==> flow/design.v <==
module datapath(input clk, reset, weCU, buffIRCU, buffAHCU,
                input buffALCU, buffRCU, srcbmuxCU, adrmuxCU,
			       input [1:0] acmuxCU, pcmuxCU,
			       input [2:0] aluopCU,
			       input [7:0] memdata,
			       output [15:0] address,
			       output [7:0] writedata, instrCU,
			       output zeroCU);
wire [7:0]  adrHout, buffIRout, buffAHout, buffALout, srcbmuxout;
wire [7:0]  acout, acmuxout, rout, buffRout, aluout;
wire [15:0] pcout, pcaddout, mdaout, pcmuxout, adrmuxout;
flopr #(8) IR(clk, reset, buffIRout, instrCU);
flopr #(8) adrH(clk, reset, buffAHout, adrHout);
buff buffIR(clk, reset, memdata, buffIRCU, buffIRout);
buff buffadrH(clk, reset, memdata, buffAHCU, buffAHout);
buff buffadrL(clk, reset, memdata, buffALCU, buffALout);
mux3 #(8) acmux(aluout, memdata, rout, acmuxCU, acmuxout);
flopr #(8) AC(clk, reset, acmuxout, acout);
flopr #(8) R(clk, reset, buffRout, rout);
buff buffR(clk, reset, acout, buffRCU, buffRout);
mux2 #(8) srcbmux(rout, 8'b00000001, srcbmuxCU, srcbmuxout);
alu alu(acout, srcbmuxout, aluopCU, aluout, zeroCU);
flopr #(16) PC(clk, reset, pcmuxout, pcout);
mux3 #(16) pcmux(pcout, pcaddout, {adrHout, buffALout}, pcmuxCU, pcmuxout);
adder pcadder(pcout, 16'b000000000000001, pcaddout);
flopr #(16) MDA(clk, reset, {adrHout, buffALout}, mdaout);
mux2 #(16) addressmux(pcout, mdaout, adrmuxCU, adrmuxout);
assign address = adrmuxout;
assign writedata = aluout;
endmodule
module mux2 # (parameter WIDTH = 8)
(input  [WIDTH-1:0] a0, a1,
 input s,
 output [WIDTH-1:0] y);
  assign y = s ? a1 : a0;
endmodule
module mux3 # (parameter WIDTH = 8)
(input  [WIDTH-1:0] a0, a1, a2,
 input  [1:0] s,
 output [WIDTH-1:0] y);
  assign y = s[1] ? a2 : (s[0] ? a1 : a0); 
endmodule
module flopr # (parameter WIDTH = 8)
(input clk, reset,
 input [WIDTH-1:0] d,
 output reg [WIDTH-1:0] q);
 always @ (posedge clk, posedge reset)
   if (reset) q <= 0;
   else q <= d;
endmodule
module buff(input clk, reset, input[7:0] a, input s, output [7:0] y);
  reg [7:0] q;
  assign y = (s == 1) ? a : q;
  always @ (posedge clk, posedge reset)
    if (reset) q <= 0;
    else q <= y;
endmodule
module adder(input [15:0] a, b, output [15:0] y);
assign y = a + b;
endmodule
module alu (a, b, sel, out, zero);
    input [7:0] a,b;
    input [2:0] sel; 
    output reg [7:0] out;
    output reg zero;
    always @ (*) 
    begin 
        case(sel) 
		      3'b000:   
	begin
		out = a; 
		if (out == 0) zero = 1;  
		else zero = 0; 
          end
            3'b001:   
	begin
		out = a+b;  
		if (out == 0)
		 zero = 1;  
		else
		zero = 0;
          end     
            3'b010:   
	begin
		out = a-b;  
		if (out == 0) zero = 1;  
		else zero = 0;
          end 
            3'b011:   
	begin
		out = 0; 
		zero = 1;
          end
			   3'b100:   
	begin
		out = a & b; 
		if (out == 0)
		 zero = 1;  
		else
		zero = 0;
          end
		     3'b101:   
	begin
		out = a | b; 
		if (out == 0) zero = 1;  
		else zero = 0; 
          end
			  3'b110:   
	begin
		out = a ^ b; 
		if (out == 0) zero = 1;  
		else zero = 0; 
          end		 
			  3'b111:   
	begin
		out = ~a; 
		if (out == 0) zero = 1;  
		else zero = 0; 
          end
        endcase
    end
endmodule
module controller(input clk, reset, zflag, 
                  input [7:0] opcode, 
						output buffIR, buffAH, buffAL, buffR, srcbmux, adrmux, we,
			         output [1:0] pcmux, acmux, 
						output [2:0] aluop);
  maindec md(clk, reset, zflag, opcode, buffAL, buffR, buffIR, buffAH, srcbmux, adrmux, we, pcmux, acmux, aluop);
endmodule
module maindec(input clk, reset, zflag, 
               input [7:0] opcode, 
					output buffAL, buffR, buffIR, buffAH, srcbmux, adrmux, we,
			      output [1:0] pcmux, acmux,
					output [2:0] aluop);
  reg [13:0] controls;
  reg [3:0] state, nextstate;
  assign {buffAL, buffAH, buffIR, acmux, buffR, srcbmux, aluop, pcmux, adrmux, we} = controls;
  parameter fetch = 4'b0000;
  parameter decode = 4'b0001;
  parameter getah = 4'b0010;
  parameter getal = 4'b0011;
  parameter loaddata = 4'b0100;
  parameter storedata = 4'b0101;
  parameter jumpinstr = 4'b0110;
  parameter alu = 4'b0111;
  parameter r_to_ac = 4'b1000;
  parameter ac_to_r = 4'b1001;
  parameter ahfetch = 4'b1010;
  parameter pcinc = 4'b1011;
  parameter NOP = 8'h00;
  parameter LDAC = 8'h01;
  parameter STAC = 8'h02;
  parameter MVAC = 8'h03;
  parameter MOVR = 8'h04;
  parameter JUMP = 8'h05;
  parameter JMPZ = 8'h06;
  parameter JPNZ = 8'h07;
  parameter ADD = 8'h08;
  parameter SUB = 8'h09;
  parameter INAC = 8'h0A;
  parameter CLAC = 8'h0B;
  parameter AND = 8'h0C;
  parameter OR = 8'h0D;
  parameter XOR = 8'h0E;
  parameter NOT = 8'h0F;
  always @(posedge clk, posedge reset)
    if (reset)  state <= fetch;
	 else        state <= nextstate;
  always @(*)
  begin  
    case(state)
	   fetch: nextstate <= decode;
		decode: case(opcode)
		          NOP: nextstate <= pcinc;
					 LDAC: nextstate <= ahfetch;
					 STAC: nextstate <= ahfetch;
					 MVAC: nextstate <= ac_to_r;
					 MOVR: nextstate <= r_to_ac;
					 JUMP: nextstate <= ahfetch;
					 JMPZ: nextstate <= ahfetch;
					 JPNZ: nextstate <= ahfetch;
					 default: nextstate <= alu;
				 endcase
		 getah: nextstate <= getal;
		 getal: if (opcode == STAC)      nextstate <= storedata;
		        else if (opcode == LDAC) nextstate <= loaddata;
				  else if ((opcode == JMPZ) & ~zflag) nextstate <= pcinc;
				  else if ((opcode == JPNZ) & zflag)  nextstate <= pcinc;
				  else                     nextstate <= jumpinstr;
		 jumpinstr: nextstate <= fetch;
		 storedata: nextstate <= fetch;
		 loaddata: nextstate <= fetch;
		 ac_to_r: nextstate <= fetch;
		 r_to_ac: nextstate <= fetch;
		 alu: nextstate <= fetch;
		 ahfetch: nextstate <= getah;
		 pcinc: nextstate <= fetch;
		 default: nextstate <= fetch;
	 endcase
  end
  always @(*)
  begin
    case(state)
	   fetch: controls <= 14'b00100000000000;
		decode: controls <= 14'b00000000000000;
		getah: controls <= 14'b01000000000100;
		getal: controls <= 14'b10000000000000;
		storedata: controls <= 14'b00000000000111;
		loaddata: controls <=  14'b00001000000110;
		ac_to_r: controls <= 14'b00000100000100;
		r_to_ac: controls <= 14'b00010000000100;
		jumpinstr: controls <= 14'b00000000001010;
		ahfetch: controls <= 14'b00000000000100;
		pcinc: controls <= 14'b00000000000100;
		alu:
		begin
		  case(opcode)
		    ADD: controls <= 14'b00000000010100;
			 SUB: controls <= 14'b00000000100100;
			 INAC: controls <= 14'b00000010010100;
			 CLAC: controls <= 14'b00000000110100;
			 AND: controls <= 14'b00000001000100;
			 OR: controls <= 14'b00000001010100;
			 XOR: controls <= 14'b00000001100100;
			 NOT: controls <= 14'b00000001110100;
			 default: controls <= 14'b00000000000000;
		  endcase
		end
		default: controls <= 14'b00000000000000;
    endcase
  end
endmodule
module smm(input clk, reset,
           input [7:0] readdata,
           output we, 
			  output [15:0] address,
			  output [7:0] writedata);
wire buffR, buffIR, buffAH, mdamux, buffAL, adrmux, srcbmux;
wire [1:0] pcmux, acmux;
wire [2:0] aluop;
wire [15:0] addr;
wire [7:0] wdata, instr;
wire zero;
datapath dp(clk, reset, we, buffIR, buffAH, buffAL, buffR, srcbmux, adrmux, acmux, pcmux, aluop, readdata, addr, wdata, instr, zero);
controller cu(clk, reset, zero, instr, buffIR, buffAH, buffAL, buffR, srcbmux, adrmux, we, pcmux, acmux, aluop);
assign writedata = wdata;
assign address = addr;
endmodule
# == Step by step through the tools: smm ==
# Tool output for the design above before and after an edit, in the order of the flow.
# Lines under "before" count in the file above, lines under "after" in the edited file.
# "change" is "after" less "before", of the values as shown.
# Operators carry their Yosys type and port widths (W data, S select, Z words).
# Cell names lack the library's common part.
# The mark -- stands for no value.
# setup
top_module,smm
clock,clk
cell_library,sky130hd
corner,tt_025C_1v80

# == The edit ==
# Unified diff, file above to edited file.
# The edited RTL no longer does the same as the RTL above: the edit was made by script, with no optimisation intended.
# begin of diff
@@ -232,8 +232,10 @@
 endmodule
 module smm(input clk, reset,
-           input [7:0] readdata,
+           input [7:0] readdata_ext,
            output we, 
 			  output [15:0] address,
 			  output [7:0] writedata);
+reg [7:0] readdata;
+always @(posedge clk) readdata <= readdata_ext;
 wire buffR, buffIR, buffAH, mdamux, buffAL, adrmux, srcbmux;
 wire [1:0] pcmux, acmux;
# end of diff

# == After elaboration ==
# Counts by Yosys on the flattened word-level netlist (proc, flatten, opt, wreduce; memories kept). Register bits leave out memories and registers merged into their read ports (data or address). Print and check cells are left out. Cells with the same type and inputs are merged into one.
# Yosys's memory passes give these memory sizes; they may raise the number of words (mostly to a power of two), join words into wider ones and drop unused or constant bits.
# op_classes
item,before,after,change
compare,0,0,0
addsub,3,3,0
bitwise,7,7,0
n_shift,0,0,0
mul,0,0,0
n_div,0,0,0
mux,24,24,0
n_eq,22,22,0
n_reduce_logical,13,13,0
# Operator kinds equal on both sides are left out: 34.
# word_totals
item,before,after,change
clocked_rd_ports_x_width,0,0,0
mem_count,2,2,0
in_bits,10,10,0
elab_cells,79,80,1
mem_bits_rw,0,0,0
romBits,96,96,0
reg_bits,76,84,8
latch_bits,0,0,0
out_inout_bits,25,25,0
# mem_list
item,before,after
memory_list,16 x 5 bit 1R0W; 8 x 2 bit 1R0W,16 x 5 bit 1R0W; 8 x 2 bit 1R0W

# == Logic depth ==
# Yosys ltp: most cells in a row. Word level: on the elaborated netlist, between registers, memories and ports. Mapped: between sequential cells and ports; inverters and the memories' decode and read muxes count.
# depth
item,before,after,change
depth_word,14,14,0
ABC_AREA,0,0,--
depth_mapped,14,17,3
ltp_nobuf,13,14,1

# == After synthesis ==
# The flow's flattened synthesis, as Yosys stat reports it; memories are mapped. The netlist is that of the ABC_AREA named above (0 if unset); the other value can give another one.
# mapped
item,before,after,change
mapped_area_um2,4834.6,4943.5,108.9
stdcells,523,510,-13
seq_area_um2,1701.6,1861.8,160.2
buf_cells,21,26,5
ff_cells,68,76,8
# by_type
cell_type,before,after,change
o21ai_0,35,22,-13
inv_1,31,23,-8
dfxtp_1,0,8,8
nand2_1,46,40,-6
nor2_1,33,27,-6
a21oi_1,19,14,-5
nand3_1,9,14,5
o22ai_1,6,1,-5
or3_1,6,1,-5
xor2_1,4,9,5
o21ai_1,3,8,5
nor3_1,18,14,-4
and3_1,6,10,4
nor2b_1,6,10,4
clkbuf_1,18,21,3
xnor2_1,10,7,-3
a211oi_1,4,7,3
a22oi_1,4,1,-3
# Cell types equal on both sides are left out: 11.
# Not every row of either side is listed.
# By module: a second synthesis without flattening, with its own total; a netlist apart from the flattened one above.
# unflattened
item,before,after,change
cells_unflattened,610,618,8
area_unflattened_um2,6567.5,6727.7,160.2
# Rows give one instance, submodules left out.
# by_module_before
mod,n_cells,mod_area_um2,mod_seq_area_um2,n_inst
alu,197,1495.2,0.0,1
buff,18,335.3,200.2,4
flopr #(WIDTH=8),9,203.9,200.2,4
flopr #(WIDTH=16),17,404.1,400.4,2
adder,98,724.4,0.0,1
maindec,65,476.7,100.1,1
mux3 #(WIDTH=16),53,345.3,0.0,1
mux2 #(WIDTH=16),18,249.0,0.0,1
mux3 #(WIDTH=8),26,172.7,0.0,1
mux2 #(WIDTH=8),9,131.4,0.0,1
datapath,2,7.5,0.0,1
controller,0,0.0,0.0,1
smm,0,0.0,0.0,1
# by_module_after
mod,n_cells,mod_area_um2,mod_seq_area_um2,n_inst
alu,197,1495.2,0.0,1
buff,18,335.3,200.2,4
flopr #(WIDTH=8),9,203.9,200.2,4
flopr #(WIDTH=16),17,404.1,400.4,2
adder,98,724.4,0.0,1
maindec,65,476.7,100.1,1
mux3 #(WIDTH=16),53,345.3,0.0,1
mux2 #(WIDTH=16),18,249.0,0.0,1
mux3 #(WIDTH=8),26,172.7,0.0,1
smm,8,160.2,160.2,1
mux2 #(WIDTH=8),9,131.4,0.0,1
datapath,2,7.5,0.0,1
controller,0,0.0,0.0,1

# == Timing after synthesis ==
# Path of least setup slack by OpenSTA after synthesis, without wires, with an ideal clock, recovery checks aside; 20% of the period is set as input and as output delay. Where synthesis merged equal registers, the netlist keeps one of their names.
# synth_timing
item,before,after,change
path_kind,reg2out,reg2out,--
start,register (name not given),register (name not given),--
end,output writedata[6],output writedata[6],--
arrival_ns,3.339,3.179,-0.160
clock_period_ns,5.0,5.0,0.0
delay_ns,3.339,3.179,-0.160
n_path_buf,0,0,0
launch_ns,0.000,0.000,0.000
required_time_ns,4.000,4.000,0.000
driving_pins,13,13,0
out_delay_ns,1.000,1.000,0.000
path_slack_ns,0.661,0.821,0.160
synth_period_reached_ns,4.339,4.179,-0.160
# "delay_ns" is the arrival time less input delay plus setup time.
# At an output port there is no setup time.
# "driving_pins": output pins that drive a net of the path, with the launching flip-flop's if there is one; two outputs of one cell count as two.
# "synth_period_reached_ns" is the clock period less the worst setup slack; recovery checks do not enter. This is arithmetic on one report: input and output delays are still those of the set period (20% each).
# Between the ends stands the longest chain of elaborated cells between them, by number of cells; it is not shown to be the way that was timed. Of several equally long chains one is given.
# Each line given opens the expression or statement behind the cell; cells for indexed reads and writes are added by Yosys, which also makes memories of some case tables.
# synth_between_before
cell_sequence,dfrtp_1 > or4_4 > nor3_4 > nand3b_1 > nand2_1 > inv_1 > fa_1 > a211oi_1 > o21bai_1 > a21oi_1 > xnor2_1 > o211ai_1 > a21boi_0
elab_chain_cells,6
cells_between,18
cone_lines,9
classes_between,2 x add/sub; 7 x eq/ne; 4 x mux; 3 x logic; 2 x reduce/logical
# synth_lines_before
item,line,rtl
$logic_not A4 Y1,217,case(opcode)
$mux W14,217,
$pmux W14 S10,203,case(state)
$mux W8,35,assign y = s ? a1 : a0;
$sub A8 B8 Y8,85,out = a-b;
$pmux W8 S8,68,case(sel)
end: declaration,237,output [7:0] writedata);
# synth_between_after
cell_sequence,dfrtp_1 > nor4_1 > nand3_1 > nor2_1 > nand2_1 > nand2_1 > inv_1 > fa_1 > o21bai_1 > a21oi_1 > or4_1 > nand3_1 > o221ai_1
elab_chain_cells,6
cells_between,18
cone_lines,9
classes_between,2 x add/sub; 7 x eq/ne; 4 x mux; 3 x logic; 2 x reduce/logical
# synth_lines_after
item,line,rtl
$logic_not A4 Y1,217,case(opcode)
$mux W14,217,
$pmux W14 S10,203,case(state)
$mux W8,35,assign y = s ? a1 : a0;
$sub A8 B8 Y8,85,out = a-b;
$pmux W8 S8,68,case(sel)
end: declaration,237,output [7:0] writedata);

# == Timing after layout ==
# Path of least setup slack in the final report of the runs of set A (OpenROAD, finished layout, wires in). Where an end is a register, its clock arrival counts in the times.
# layout_timing
item,before,after,change
path_kind,reg2out,reg2out,--
start,register (name not given),register cu.md.state[0],--
end,output writedata[7],output writedata[4],--
clock_period_ns,4.93,4.93,0.00
launch_ns,0.33,0.33,0.00
path_slack_ns,0.11,0.22,0.11
driving_pins,15,14,-1
arrival_ns,3.84,3.72,-0.12
out_delay_ns,0.99,0.99,0.00
required_time_ns,3.94,3.94,0.00
n_path_buf,3,1,-2
# Between the ends stands the longest chain of elaborated cells between them, by number of cells; it is not shown to be the way that was timed. Of several equally long chains one is given.
# layout_between_before
cell_sequence,dfrtp_1 > or4_4 > nor3_4 > nand3b_1 > buf_4 > nand2_2 > ha_2 > or4_4 > nor2_4 > or3_4 > a21oi_1 > o32ai_1 > buf_4 > inv_1 > dlygate4sd2_1
elab_chain_cells,6
cells_between,18
cone_lines,9
classes_between,2 x add/sub; 7 x eq/ne; 4 x mux; 3 x logic; 2 x reduce/logical
# layout_lines_before
item,line,rtl
$logic_not A4 Y1,217,case(opcode)
$mux W14,217,
$pmux W14 S10,203,case(state)
$mux W8,35,assign y = s ? a1 : a0;
$sub A8 B8 Y8,85,out = a-b;
$pmux W8 S8,68,case(sel)
end: declaration,237,output [7:0] writedata);
# layout_between_after
cell_sequence,dfrtp_1 > and4b_2 > nand3_1 > nor2_2 > nand2_2 > nand2b_1 > ha_1 > fa_1 > a21o_1 > a21oi_1 > xnor2_1 > a221oi_1 > nand2_1 > clkdlybuf4s50_1
elab_chain_cells,6
cells_between,28
classes_between,2 x add/sub; 17 x eq/ne; 3 x mux; 3 x logic; 3 x reduce/logical
# layout_lines_after
item,line,rtl
start: declaration,136,"reg [3:0] state, nextstate;"
start: assignment,167,if (reset)  state <= fetch;
start: assignment,168,else state <= nextstate;
$eq A4 B4 Y1,203,case(state)
$reduce_or A2 Y1,--,
$pmux W14 S10,203,
$mux W8,35,assign y = s ? a1 : a0;
$sub A8 B8 Y8,85,out = a-b;
$pmux W8 S8,68,case(sel)
end: declaration,237,output [7:0] writedata);

# == Layout results ==
# Both versions went through the flow (Yosys, OpenROAD) with the same settings in each pair. Constraints: input delay and output delay 20% of the set period each, output load 0.01 pF.
# flow_settings_set_A
CORE_UTILIZATION,40
PLACE_DENSITY,0.6
period_ns,4.93
CAP_MARGIN,20
CORE_MARGIN,2
SLEW_MARGIN,20
# results_set_A
item,before,after,change
worst_hold_slack_ns,0.398,0.392,-0.006
post_synth_area_um2,4834.6,4943.5,108.9
fin_ws_ns,0.106,0.220,0.114
achieved_period_ns,4.824,4.710,-0.114
timing.setup.tns_ns,0.000,0.000,0.000
layout_stdcell_area_um2,5899.4,5868.1,-31.3
design.die.area_um2,12982.3,13264.1,281.8
totalPower_uw,4348,4062,-286
util_pct,49.5,48.7,-0.8
# flow_settings_set_B
CELL_PAD_IN_SITES_GLOBAL_PLACEMENT,1
CORE_ASPECT_RATIO,1.38
CORE_UTILIZATION,51
CTS_CLUSTER_DIAMETER,349
GPL_TIMING_DRIVEN,0
MAX_ROUTING_LAYER,met4
PLACE_DENSITY,0.7
TNS_END_PERCENT,100
period_ns,3.95
CAP_MARGIN,20
CORE_MARGIN,2
SLEW_MARGIN,20
# results_set_B
item,before,after,change
worst_hold_slack_ns,0.405,0.398,-0.007
post_synth_area_um2,4834.6,4943.5,108.9
fin_ws_ns,-0.433,-0.065,0.368
achieved_period_ns,4.383,4.015,-0.368
timing.setup.tns_ns,-2.017,-0.150,1.867
layout_stdcell_area_um2,6354.8,6396.1,41.3
design.die.area_um2,10284.4,10506.9,222.5
totalPower_uw,6025,5539,-486
util_pct,69.2,67.2,-2.0
# "achieved_period_ns" means the clock period less the worst setup slack. The figure is calculated, with input and output delays left at 20% of the set period.
# "totalPower_uw": no workload was simulated; the value follows from the tool's default switching activity.
